==> flow/design.v <==
module conv(clk,rst,clear,w_w,w_in,if_w,if_in,out);
 input	clk;
 input	rst;
 input	clear;
 input	w_w;
 input	if_w;	
 input [16-1:0] w_in;
 input [16-1:0] if_in;
 output signed [16*2+1:0]out;
 wire signed [16*2:0]out1;
 reg signed [16-1:0] weight [2:0];
 reg signed [16-1:0] feature [2:0];
 always@(posedge rst  or posedge clk)
begin
if(rst)
begin
weight[0]<=16'd0;
weight[1]<=16'd0;
weight[2]<=16'd0;
feature[0]<=16'd0;
feature[1]<=16'd0;
feature[2]<=16'd0;
end
else if(clear)
begin
weight[0]<=16'd0;
weight[1]<=16'd0;
weight[2]<=16'd0;
feature[0]<=16'd0;
feature[1]<=16'd0;
feature[2]<=16'd0;
end
else
begin
if(w_w==1'b1 )
begin
weight[0]<=weight[1];
weight[1]<=weight[2];
weight[2]<=w_in;
end
if(if_w==1'b1 )
begin
feature[0]<=feature[1];
feature[1]<=feature[2];
feature[2]<=if_in;
end
end
end
assign out1 = weight[2]*feature[2]+weight[1]*feature[1]+weight[0]*feature[0];
assign out  ={out1[32],out1};
endmodule
module sat_adder(in0, in1, in2, sum);
input  signed[33:0]	in0, in1, in2;
output signed[15:0]	sum;
wire signed[35:0]temp=(in0+in1+in2);
assign sum=($signed(temp)>$signed(36'd255))?16'd255:($signed(temp)<$signed(36'd0))?16'd0:temp[15:0];
endmodule
module Controller (clk, rst, ROM_IF_A, ROM_W_A, ROM_IF_OE, ROM_W_OE, RAM_A, 
					RAM_WE, RAM_OE, sel_if, sel_w, clear, done);
  parameter INIT    = 3'b000,READ_W=3'b001,WRITE=3'b010,READ_C=3'b011,READ_9=3'b100,Done=3'b101;
  input         clk;
  input         rst;
  output reg [19:0] ROM_IF_A, ROM_W_A;
  output reg		ROM_IF_OE, ROM_W_OE;
  output reg [19:0] RAM_A;
  output reg		RAM_WE;
  output reg		RAM_OE;
  output reg [2:0]  sel_if, sel_w;
  output reg		clear;
  output reg 		done;
  reg	[2:0] tsel_if, tsel_w;
  reg   [2:0]  state,n_state;
  reg	[19:0] column;
  reg   [19:0]  row;
  reg   [3:0]	counter;
always@(posedge clk or posedge rst)begin 
if(rst)
	state<=INIT;
else
	state<=n_state;
end
always@(posedge clk or posedge rst)begin 
  if(rst)begin
    counter<=4'd0;
  end
else if(state==READ_W && counter==4'd9)
      counter<=4'd0;
  else if(state==READ_W)
     counter<=counter+4'd1;
  else if(state==READ_C)
     counter<=counter+4'd1;
  else if(state==READ_9)
     counter<=counter+4'd1;
  else if(state==WRITE || state==INIT)
     counter<=4'd0;
end
always@(*)begin 
    if(state==INIT)begin
    sel_w=3'b0;
      sel_if=3'b0;
end
else if(state==READ_W)
	begin
if(counter==4'd0)begin
                  sel_w=3'b000;
		  sel_if=3'b000;
              end
else  if(counter==4'd1)begin
  			sel_w=3'b001;
		  sel_if=3'b001;
end
else if(counter==4'd2)begin
  			sel_w=3'b001;
		  sel_if=3'b001;
end
else if(counter==4'd3)begin
  			sel_w=3'b001;
		  sel_if=3'b001;
end
else   if(counter==4'd4)begin
                  sel_w=3'b010;
		  sel_if=3'b010;
              end
else   if(counter==4'd5)begin
                  sel_w=3'b010;
		  sel_if=3'b010;
              end
else   if(counter==4'd6)begin
                  sel_w=3'b010;
		  sel_if=3'b010;
              end
else  if(counter==4'd7)begin
                  sel_w=3'b100;
	          sel_if=3'b100;
              end
else  if(counter==4'd8)begin
                  sel_w=3'b100;
	          sel_if=3'b100;
              end
else  if(counter==4'd9)begin
                  sel_w=3'b100;
	          sel_if=3'b100;
              end
else begin
 	           sel_w=3'b100;
	          sel_if=3'b100;
    end
end
else if(state==READ_C)
	begin
          if(counter==4'd0)begin
                  sel_if=3'b000;
	            sel_w=3'b000;
              end
         else if(counter==4'd1)begin
                  sel_if=3'b001;
			sel_w=3'b000;
              end
         else if(counter==4'd2)begin
                  sel_if=3'b010;
			sel_w=3'b000;
              end
	 else if(counter==4'd3)begin
                  sel_if=3'b100;
			sel_w=3'b000;
              end
else  begin
			sel_if=3'b100;
			sel_w=3'b000;
end
    end
else if(state==READ_9)begin
if(counter==4'd0)begin
                  sel_w=3'b000;
		  sel_if=3'b000;
              end
else  if(counter==4'd1)begin
  			sel_w=3'b000;
		  sel_if=3'b001;
end
else if(counter==4'd2)begin
  			sel_w=3'b000;
		  sel_if=3'b001;
end
else if(counter==4'd3)begin
  			sel_w=3'b000;
		  sel_if=3'b001;
end
else   if(counter==4'd4)begin
                  sel_w=3'b000;
		  sel_if=3'b010;
              end
else   if(counter==4'd5)begin
                  sel_w=3'b000;
		  sel_if=3'b010;
              end
else   if(counter==4'd6)begin
                  sel_w=3'b000;
		  sel_if=3'b010;
              end
else  if(counter==4'd7)begin
                  sel_w=3'b000;
	          sel_if=3'b100;
              end
else  if(counter==4'd8)begin
                  sel_w=3'b000;
	          sel_if=3'b100;
              end
else  if(counter==4'd9)begin
                  sel_w=3'b000;
	          sel_if=3'b100;
              end
else begin
sel_w=3'b000;
	          sel_if=3'b100;
end
end
	else if(state==WRITE)
   begin
	          sel_if=3'b000;
                  sel_w=3'b000;
    end
     else
begin
		sel_if=3'b000;
                  sel_w=3'b000;
end
end
always@(*)begin 
if(state==INIT)
RAM_A=20'd0;
if(column==20'd0)
RAM_A=(row<<8)+column;
else
RAM_A=(row<<8)+(column-20'd2);
end
always@(*)begin 
if(state==INIT)
ROM_IF_A=20'd0;
 else   if(state==READ_W)begin
   if(counter==4'd0)begin
    ROM_IF_A=(row<<8)+(row<<1)+column;
   end
  else if(counter==4'd1)begin
    ROM_IF_A=(row<<8)+(row<<1)+(column+20'd1);
   end
   else if(counter==4'd2)begin
    ROM_IF_A=(row<<8)+(row<<1)+(column+20'd2);
   end
   else if(counter==4'd3)begin
    ROM_IF_A=((row+20'd1)<<8)+((row+20'd1)<<1)+column;
   end
    else if(counter==4'd4)begin
    ROM_IF_A=((row+20'd1)<<8)+((row+20'd1)<<1)+(column+20'd1);
   end
    else if(counter==4'd5)begin
    ROM_IF_A=((row+20'd1)<<8)+((row+20'd1)<<1)+(column+20'd2);
   end
    else if(counter==4'd6)begin
    ROM_IF_A=((row+20'd2)<<8)+((row+20'd2)<<1)+column;
   end
    else if(counter==4'd7)begin
    ROM_IF_A=((row+20'd2)<<8)+((row+20'd2)<<1)+(column+20'd1);
   end
    else if(counter==4'd8)begin
    ROM_IF_A=((row+20'd2)<<8)+((row+20'd2)<<1)+(column+20'd2);
   end
    else if(counter==4'd9)begin
    ROM_IF_A=((row+20'd2)<<8)+((row+20'd2)<<1)+(column+20'd2);
   end
else ROM_IF_A=((row+20'd2)<<8)+((row+20'd2)<<1)+(column+20'd2);
   end
   else if(state==READ_9)begin
    if(counter==4'd0)begin
    ROM_IF_A=(row<<8)+(row<<1)+column;
   end
  else if(counter==4'd1)begin
    ROM_IF_A=(row<<8)+(row<<1)+(column+20'd1);
   end
   else if(counter==4'd2)begin
    ROM_IF_A=(row<<8)+(row<<1)+(column+20'd2);
   end
   else if(counter==4'd3)begin
    ROM_IF_A=((row+20'd1)<<8)+((row+20'd1)<<1)+column;
   end
    else if(counter==4'd4)begin
    ROM_IF_A=((row+20'd1)<<8)+((row+20'd1)<<1)+(column+20'd1);
   end
    else if(counter==4'd5)begin
    ROM_IF_A=((row+20'd1)<<8)+((row+20'd1)<<1)+(column+20'd2);
   end
    else if(counter==4'd6)begin
    ROM_IF_A=((row+20'd2)<<8)+((row+20'd2)<<1)+column;
   end
    else if(counter==4'd7)begin
    ROM_IF_A=((row+20'd2)<<8)+((row+20'd2)<<1)+(column+20'd1);
   end
    else if(counter==4'd8)begin
    ROM_IF_A=((row+20'd2)<<8)+((row+20'd2)<<1)+(column+20'd2);
   end
    else if(counter==4'd9)begin
    ROM_IF_A=((row+20'd2)<<8)+((row+20'd2)<<1)+(column+20'd2);
   end
else ROM_IF_A=((row+20'd2)<<8)+((row+20'd2)<<1)+(column+20'd2);
    end   
   else if(state==READ_C)begin
          if(counter==4'd0)begin
             ROM_IF_A=(row<<8)+(row<<1)+column;
          end
         else if(counter==4'd1)begin
             ROM_IF_A=((row+20'd1)<<8)+((row+20'd1)<<1)+column;
          end
         else if(counter==4'd2)begin
             ROM_IF_A=((row+20'd2)<<8)+((row+20'd2)<<1)+column;
          end
	 else if(counter==4'd3)begin
             ROM_IF_A=((row+20'd2)<<8)+((row+20'd2)<<1)+column;
          end
         else
 ROM_IF_A=((row+20'd2)<<8)+((row+20'd2)<<1)+column;
   end
else
ROM_IF_A=20'd0;
end
always@(*)begin 
   if(state==INIT)
ROM_W_A=20'd0;
 else   if(state==READ_W)begin
          if(counter==4'd0)begin
             ROM_W_A=20'd0;
              end
         else if(counter==4'd1)begin
             ROM_W_A=20'd1;
              end
         else if(counter==4'd2)begin
             ROM_W_A=20'd2;
              end
         else if(counter==4'd3)begin
             ROM_W_A=20'd3;
              end
         else if(counter==4'd4)begin
             ROM_W_A=20'd4;
              end
         else if(counter==4'd5)begin
             ROM_W_A=20'd5;
              end
         else if(counter==4'd6)begin
             ROM_W_A=20'd6;
              end
         else if(counter==4'd7)begin
             ROM_W_A=20'd7;
              end
         else if(counter==4'd8)begin
             ROM_W_A=20'd8;
              end
	else if(counter==4'd9)begin
	ROM_W_A=20'd8;
	end
else ROM_W_A=20'd8;
    end   
else
ROM_W_A=20'd0;
end
always@(posedge clk or posedge rst)begin 
  if(rst)begin
     column<=20'd0;
	 row<=20'd0;
  end
else if (column==20'd0 && state==WRITE)
begin
column<=column+20'd3;
end
  else if(state==WRITE && column==20'd257)begin
        column<=20'd0;
        row<=row+20'd1;
   end
  else if(state==WRITE)
   column<=column+20'd1;
  else if(state==READ_C)
  row<=row;
end
always@(*)begin 
  case(state)
       INIT:begin
            n_state=READ_W;
end
       READ_W:begin
                  if(counter==4'd9)
                     n_state=WRITE;
                  else
                     n_state=READ_W;
              end
       READ_C:begin
                  if(counter==4'd3)
                     n_state=WRITE;
                  else
                     n_state=READ_C;
              end
       READ_9:begin
                  if(counter==4'd9)
                     n_state=WRITE;
                  else
                     n_state=READ_9;
              end
       WRITE:begin
                  if(column==20'd257&&row==20'd255)
                     n_state=Done;
                  else if(column==20'd257)
                     n_state=READ_9;
                  else
                     n_state=READ_C;
              end
       Done:n_state=INIT;    
 default:n_state=Done;
endcase
end
always@(*)begin  
case(state)
INIT:begin
	ROM_IF_OE=1'b0;
	ROM_W_OE=1'b0;
	RAM_WE=1'b0;
	RAM_OE=1'b0;
	clear=1'b0;
	done=1'b0;
	end
READ_W:begin
        ROM_IF_OE=1'b1;
	ROM_W_OE=1'b1;
	RAM_WE=1'b0;
	RAM_OE=1'b0;
	clear=1'b0;
	done=1'b0;
      end
WRITE:begin
      ROM_IF_OE=1'b0;
	ROM_W_OE=1'b0;
	RAM_WE=1'b1;
	RAM_OE=1'b0;
	clear=1'b0;
	done=1'b0;
	end
READ_C:begin
      ROM_IF_OE=1'b1;
	ROM_W_OE=1'b0;
	RAM_WE=1'b0;
	RAM_OE=1'b0;
	clear=1'b0;
	done=1'b0;
	end
READ_9:begin
      ROM_IF_OE=1'b1;
	ROM_W_OE=1'b0;
	RAM_WE=1'b0;
	RAM_OE=1'b0;
	clear=1'b0;
	done=1'b0;
	end
Done:begin
      ROM_IF_OE=1'b0;
	ROM_W_OE=1'b0;
	RAM_WE=1'b0;
	RAM_OE=1'b0;
	clear=1'b0;
	done=1'b1;
	end
default:begin
	ROM_IF_OE=1'b0;
	ROM_W_OE=1'b0;
	RAM_WE=1'b0;
	RAM_OE=1'b0;
	clear=1'b0;
	done=1'b0;
	end
endcase
end
endmodule
`timescale 1ns/10ps
module system (clk, rst, ROM_IF_Q, ROM_W_Q, RAM_Q, ROM_IF_A, ROM_W_A,
  ROM_IF_OE, ROM_W_OE, RAM_A, RAM_WE, RAM_OE, RAM_D, done);
  input         clk;
  input         rst;
  input  [15:0] ROM_IF_Q, ROM_W_Q;
  input  [15:0] RAM_Q;
  output [19:0] ROM_IF_A, ROM_W_A;
  output		ROM_IF_OE, ROM_W_OE;
  output [19:0] RAM_A;
  output        RAM_WE;
  output        RAM_OE;
  output [15:0] RAM_D;
  output        done;
  wire [2:0]  sel_if, sel_w;
  wire 		  clear;
  wire [33:0]	out0, out1, out2;
  conv conv1 (
  .clk(clk), .rst(rst), .clear(clear), .w_w(sel_w[0]), .w_in(ROM_W_Q), .if_w(sel_if[0]), .if_in(ROM_IF_Q), .out(out0));
  conv conv2 (
  .clk(clk), .rst(rst), .clear(clear), .w_w(sel_w[1]), .w_in(ROM_W_Q), .if_w(sel_if[1]), .if_in(ROM_IF_Q), .out(out1));
  conv conv3 (
  .clk(clk), .rst(rst), .clear(clear), .w_w(sel_w[2]), .w_in(ROM_W_Q), .if_w(sel_if[2]), .if_in(ROM_IF_Q), .out(out2));
  sat_adder a1 (
  .in0(out0), .in1(out1), .in2(out2), .sum(RAM_D));
  Controller c1(
  .clk(clk), .rst(rst), .ROM_IF_A(ROM_IF_A), .ROM_W_A(ROM_W_A), .ROM_IF_OE(ROM_IF_OE),
  .ROM_W_OE(ROM_W_OE), .RAM_A(RAM_A), .RAM_WE(RAM_WE), .RAM_OE(RAM_OE), .sel_if(sel_if),
  .sel_w(sel_w), .clear(clear), .done(done));
endmodule
# Step by step through the tools: system
# What the tools print for system, step after step.
# Line numbers count from 1 in the design file above.
# The mark n/a stands for no value.
# inputs
design	system
clock	clk
library	sky130hd
pvt_corner	tt_025C_1v80

# Word-level counts
# Yosys after proc, flatten, opt, wreduce and memory -nomap, before mapping. Print and check cells are not counted. Equal cells are merged and count once.
# bits
ff_bits	335
in_bits	50
word_cells	151
# op_classes
add_sub_neg	29
mul	9
cmp	2
n_eq	15
muxes	61
bitwise	1
reduce_logical	12
# ops
op	n
16-bit by 16-bit multiplier with 32-bit output	9
20-bit 2-to-1 mux	27
20-bit adder	14
33-bit by 32-bit adder with 33-bit output	3
33-bit adder	3
3-bit 2-to-1 mux	19
20-bit by 1-bit adder with 20-bit output (second input constant)	2
20-bit by 2-bit adder with 20-bit output (second input constant)	2
36-bit by 1-bit < comparator with 1-bit output (second input constant)	1
36-bit by 9-bit > comparator with 1-bit output (second input constant)	1
34-bit by 33-bit adder with 35-bit output	1
33-bit by 33-bit adder with 34-bit output	1
16-bit 2-to-1 mux	2
4-bit 2-to-1 mux	6
20-bit by 2-bit subtractor with 20-bit output (second input constant)	1
20-bit by 8-bit equality test with 1-bit output (second input constant)	1
20-bit by 9-bit equality test with 1-bit output (second input constant)	1
20-bit zero test	1
19-bit by 2-bit adder with 19-bit output (second input constant)	1
3-bit case mux with 6-bit select	1
4-bit by 3-bit equality test with 1-bit output (second input constant)	4
4-bit by 2-bit equality test with 1-bit output (second input constant)	2
3-bit by 2-bit equality test with 1-bit output (second input constant)	2
3-bit equality test (second input constant)	2
5-bit nonzero test	1
1-bit 2-to-1 mux	5
1-bit logical AND	4
4-bit by 1-bit adder with 4-bit output (second input constant)	1
# Other operator kinds: 11; their cells: 11.

# Longest topological paths
# Longest topological path by Yosys (ltp), each cell counted once; first at word level (registers and memories cut), then after technology mapping (sequential cells cut; the memories' decode and read muxes count).
# logic_depth
depth_word	14
abc_area	0
mapped_depth	60
ltp_nobuf	58

# Mapped cells and area
# Source: synth_stat.txt of the flow (Yosys; design flattened, memories mapped). It holds for the ABC_AREA given above (unset counts as 0); a run with the other value may have another netlist.
# Totals and module areas in this step are rounded.
# by_type
cell	n	type_area_um2
sky130_fd_sc_hd__fa_1	2608	5.22E+04
sky130_fd_sc_hd__ha_1	1058	1.32E+04
sky130_fd_sc_hd__inv_1	3027	1.14E+04
sky130_fd_sc_hd__dfrtp_1	337	8.43E+03
sky130_fd_sc_hd__and2_1	1027	6.42E+03
sky130_fd_sc_hd__nand2_1	1446	5.43E+03
sky130_fd_sc_hd__xnor2_1	442	3.87E+03
sky130_fd_sc_hd__mux2_2	284	3.2E+03
sky130_fd_sc_hd__a21oi_1	405	2.03E+03
sky130_fd_sc_hd__xor2_1	168	1.47E+03
sky130_fd_sc_hd__clkbuf_1	390	1.46E+03
sky130_fd_sc_hd__nor2_1	383	1.44E+03
sky130_fd_sc_hd__o21ai_0	254	1.27E+03
sky130_fd_sc_hd__a21o_1	151	1.13E+03
sky130_fd_sc_hd__nand2b_1	154	963.424
sky130_fd_sc_hd__o21a_1	77	578.054
sky130_fd_sc_hd__nand3_1	108	540.518
sky130_fd_sc_hd__nor3_1	95	475.456
# Not listed: further types 81, cells in them 803.
# mapped
stdcells	13217
mapped_area_mm2	0.121
seq_area_mm2	0.00846
ffs	338
# By module: a second synthesis without flattening, with its own total; a netlist apart from the flattened one above.
# unflattened
cells_unflattened	13165
hier_area_mm2	0.121
# Rows give one instance, submodules left out.
# modules
mod	instances	cells	area_mm2	mod_seq_area_mm2
conv	3	3574	0.0344	0.0024
Controller	1	2051	0.0148	0.00125
sat_adder	1	392	0.00321	0
system	1	0	0	0

# Worst setup path after synthesis
# OpenSTA on the mapped netlist: ideal clock, no wires. The path of least setup slack (recovery checks aside). Input and output delay are each 20% of the period. Register names are those of the netlist, which keeps one name where synthesis merged equal registers.
# synth_path
kind	register -> output
start	reg conv2.feature[1][1]
end	out RAM_D[3]
clock_period_ns	22.0
output_delay_ns	4.400
arrival_ns	13.597
slack_ns	4.003
delay_ns	13.597
path_stages	54
synth_period_reached_ns	17.997
# "delay_ns" = arrival - input delay + setup time.
# A path that ends at an output port has no setup time.
# "path_stages" counts driving pins, that of a launching flip-flop among them; a cell with two outputs on the path counts twice.
# "synth_period_reached_ns" is the clock period less the worst setup slack; recovery checks do not enter. This is arithmetic on one report: input and output delays are still those of the set period (20% each).
# The rows between start and end are the longest chain of elaborated cells between them; the timing report does not say that the signal goes this way. Where chains are equally long, one stands for them.
# Each line given opens the expression or statement behind the cell; cells for indexed reads and writes are added by Yosys, which also makes memories of some case tables.
# A register here has more assigning lines than the two given.
# synth_via
cell_sequence	sky130_fd_sc_hd__dfrtp_1 -> sky130_fd_sc_hd__clkbuf_1 -> sky130_fd_sc_hd__nand2_1 -> sky130_fd_sc_hd__fa_1 -> sky130_fd_sc_hd__fa_1 -> sky130_fd_sc_hd__fa_1 -> sky130_fd_sc_hd__fa_1 -> sky130_fd_sc_hd__inv_1 -> sky130_fd_sc_hd__fa_1 -> sky130_fd_sc_hd__inv_1 -> sky130_fd_sc_hd__fa_1 -> sky130_fd_sc_hd__inv_1 -> sky130_fd_sc_hd__ha_1 -> sky130_fd_sc_hd__a21o_1 -> sky130_fd_sc_hd__a21o_1 -> sky130_fd_sc_hd__a21o_1 -> sky130_fd_sc_hd__o21a_1 -> sky130_fd_sc_hd__nor2_1 -> [... 18 more ...] -> sky130_fd_sc_hd__a41o_1 -> sky130_fd_sc_hd__o31a_1 -> sky130_fd_sc_hd__nor4_1 -> sky130_fd_sc_hd__a311oi_1 -> sky130_fd_sc_hd__fa_1 -> sky130_fd_sc_hd__inv_1 -> sky130_fd_sc_hd__ha_1 -> sky130_fd_sc_hd__buf_2 -> sky130_fd_sc_hd__nor3b_1 -> sky130_fd_sc_hd__a2111oi_2 -> sky130_fd_sc_hd__o21ai_1 -> sky130_fd_sc_hd__or4_1 -> sky130_fd_sc_hd__or4_1 -> sky130_fd_sc_hd__a211o_1 -> sky130_fd_sc_hd__nor4_1 -> sky130_fd_sc_hd__and4_1 -> sky130_fd_sc_hd__nand4_4 -> sky130_fd_sc_hd__o21a_1
elab_chain_len	8
# synth_rtl
element	line	text
from (decl)	12	reg signed [16-1:0] feature [2:0];
from (assign)	21	feature[1]<=16'd0;
from (assign)	44	feature[1]<=feature[2];
16-bit by 16-bit multiplier with 32-bit output	49	assign out1 = weight[2]*feature[2]+weight[1]*feature[1]+weight[0]*feature[0];
33-bit adder	49
33-bit by 32-bit adder with 33-bit output	49
33-bit by 33-bit adder with 34-bit output	55	wire signed[35:0]temp=(in0+in1+in2);
34-bit by 33-bit adder with 35-bit output	55
36-bit by 1-bit < comparator with 1-bit output	56	assign sum=($signed(temp)>$signed(36'd255))?16'd255:($signed(temp)<$signed(36'd0))?16'd0:temp[15:0];
16-bit 2-to-1 mux (2 in a row)	56
to (decl)	490	output [15:0] RAM_D;

# Timing after layout
# Path of least setup slack in the final report of stored run 1 (OpenROAD, finished layout, wires in). Where an end is a register, its clock arrival counts in the times.
# layout_path
kind	register -> output
start	reg conv3.feature[2][3]
end	out RAM_D[3]
clock_period_ns	22.0
output_delay_ns	4.40
arrival_ns	16.82
slack_ns	0.78
path_stages	55
# The rows between start and end are the longest chain of elaborated cells between them; the timing report does not say that the signal goes this way. Where chains are equally long, one stands for them.
# A register here has more assigning lines than the two given.
# layout_via
cell_sequence	sky130_fd_sc_hd__dfrtp_1 -> sky130_fd_sc_hd__buf_4 -> sky130_fd_sc_hd__nand2_1 -> sky130_fd_sc_hd__fa_1 -> sky130_fd_sc_hd__inv_1 -> sky130_fd_sc_hd__fa_1 -> sky130_fd_sc_hd__inv_1 -> sky130_fd_sc_hd__fa_1 -> sky130_fd_sc_hd__inv_1 -> sky130_fd_sc_hd__fa_1 -> sky130_fd_sc_hd__fa_1 -> sky130_fd_sc_hd__inv_1 -> sky130_fd_sc_hd__fa_1 -> sky130_fd_sc_hd__inv_1 -> sky130_fd_sc_hd__ha_1 -> sky130_fd_sc_hd__nand4_1 -> sky130_fd_sc_hd__nor3_1 -> sky130_fd_sc_hd__o21ai_1 -> [... 19 more ...] -> sky130_fd_sc_hd__a221oi_1 -> sky130_fd_sc_hd__o21ai_0 -> sky130_fd_sc_hd__o41ai_1 -> sky130_fd_sc_hd__xnor2_1 -> sky130_fd_sc_hd__fa_1 -> sky130_fd_sc_hd__inv_1 -> sky130_fd_sc_hd__ha_1 -> sky130_fd_sc_hd__nor3b_1 -> sky130_fd_sc_hd__a2111oi_2 -> sky130_fd_sc_hd__o21ai_1 -> sky130_fd_sc_hd__or4_1 -> sky130_fd_sc_hd__or4_1 -> sky130_fd_sc_hd__a211o_1 -> sky130_fd_sc_hd__nor4_1 -> sky130_fd_sc_hd__and4_1 -> sky130_fd_sc_hd__nand4_4 -> sky130_fd_sc_hd__o21a_1 -> sky130_fd_sc_hd__clkdlybuf4s50_1
elab_chain_len	7
# layout_rtl
element	line	text
from (decl)	12	reg signed [16-1:0] feature [2:0];
from (assign)	22	feature[2]<=16'd0;
from (assign)	45	feature[2]<=if_in;
16-bit by 16-bit multiplier with 32-bit output	49	assign out1 = weight[2]*feature[2]+weight[1]*feature[1]+weight[0]*feature[0];
33-bit adder	49
33-bit by 32-bit adder with 33-bit output	49
34-bit by 33-bit adder with 35-bit output	55	wire signed[35:0]temp=(in0+in1+in2);
36-bit by 1-bit < comparator with 1-bit output	56	assign sum=($signed(temp)>$signed(36'd255))?16'd255:($signed(temp)<$signed(36'd0))?16'd0:temp[15:0];
16-bit 2-to-1 mux (2 in a row)	56
to (decl)	490	output [15:0] RAM_D;

# Measured data: module system, platform sky130hd, 6 stored runs of the flow under differing settings, order arbitrary. Input and output delays are each 20% of the period that was set; the output load is 0.01 pF.
# "period_less_ws_ns" is the run's clock period less its worst setup slack. It is reckoned from that one timing run; input and output delays stay at 20% of the period that was set.
# "worst_path_time_ns": the worst setup path's part of the clock period (all of it between registers, 20% less for each end at a port) less its slack. A launch clock that arrives late makes it longer, a capture clock that arrives late makes it shorter.
# Measured values are rounded.
# A setting shown as . is not set for that run.
run	CORE_UTILIZATION	period_ns	CAP_MARGIN	CORE_MARGIN	SLEW_MARGIN	PLACE_DENSITY_LB_ADDON	SETUP_SLACK_MARGIN	CELL_PAD_IN_SITES_DETAIL_PLACEMENT	CELL_PAD_IN_SITES_GLOBAL_PLACEMENT	CORE_ASPECT_RATIO	CTS_CLUSTER_SIZE	MAX_ROUTING_LAYER	MIN_ROUTING_LAYER	TNS_END_PERCENT	ABC_AREA	GPL_ROUTABILITY_DRIVEN	GPL_TIMING_DRIVEN	HOLD_SLACK_MARGIN	finish.utilization_pct	worst_path_time_ns	worst_path_kind	worst_hold_slack_ns	period_less_ws_ns	setup_ws_ns	dieArea_mm2	synth_chip_area_mm2
stored run 1	40	22.0	20	2	20	.	.	.	.	.	.	.	.	.	.	.	.	.	42.4	16.82	register -> output	0.399	21.217	0.783	0.308	0.121
stored run 2	40	22.0	10	2	20	0.1	4.39	.	.	.	.	.	.	.	.	.	.	.	44.4	15.11	register -> output	0.427	19.509	2.49	0.308	0.121
stored run 3	40	12.0	10	7	20	.	.	1	2	1.85	30	met5	met2	75	.	.	.	.	48.4	15.11	register -> output	0.422	17.508	-5.51	0.32	0.121
stored run 4	40	12.0	20	7	20	.	.	1	2	1.85	62	met4	.	15	.	.	.	.	47.9	15.20	register -> output	0.413	17.599	-5.60	0.32	0.121
stored run 5	21	30.7	20	2	20	0.0	5.0	.	1	.	13	.	.	45	0	0	0	0.25	23.4	18.72	register -> output	0.387	24.865	5.84	0.584	0.121
stored run 6	40	12.0	10	7	20	.	.	1	2	1.85	62	met5	.	30	.	.	.	.	47.9	15.35	register -> output	0.395	17.748	-5.75	0.32	0.121
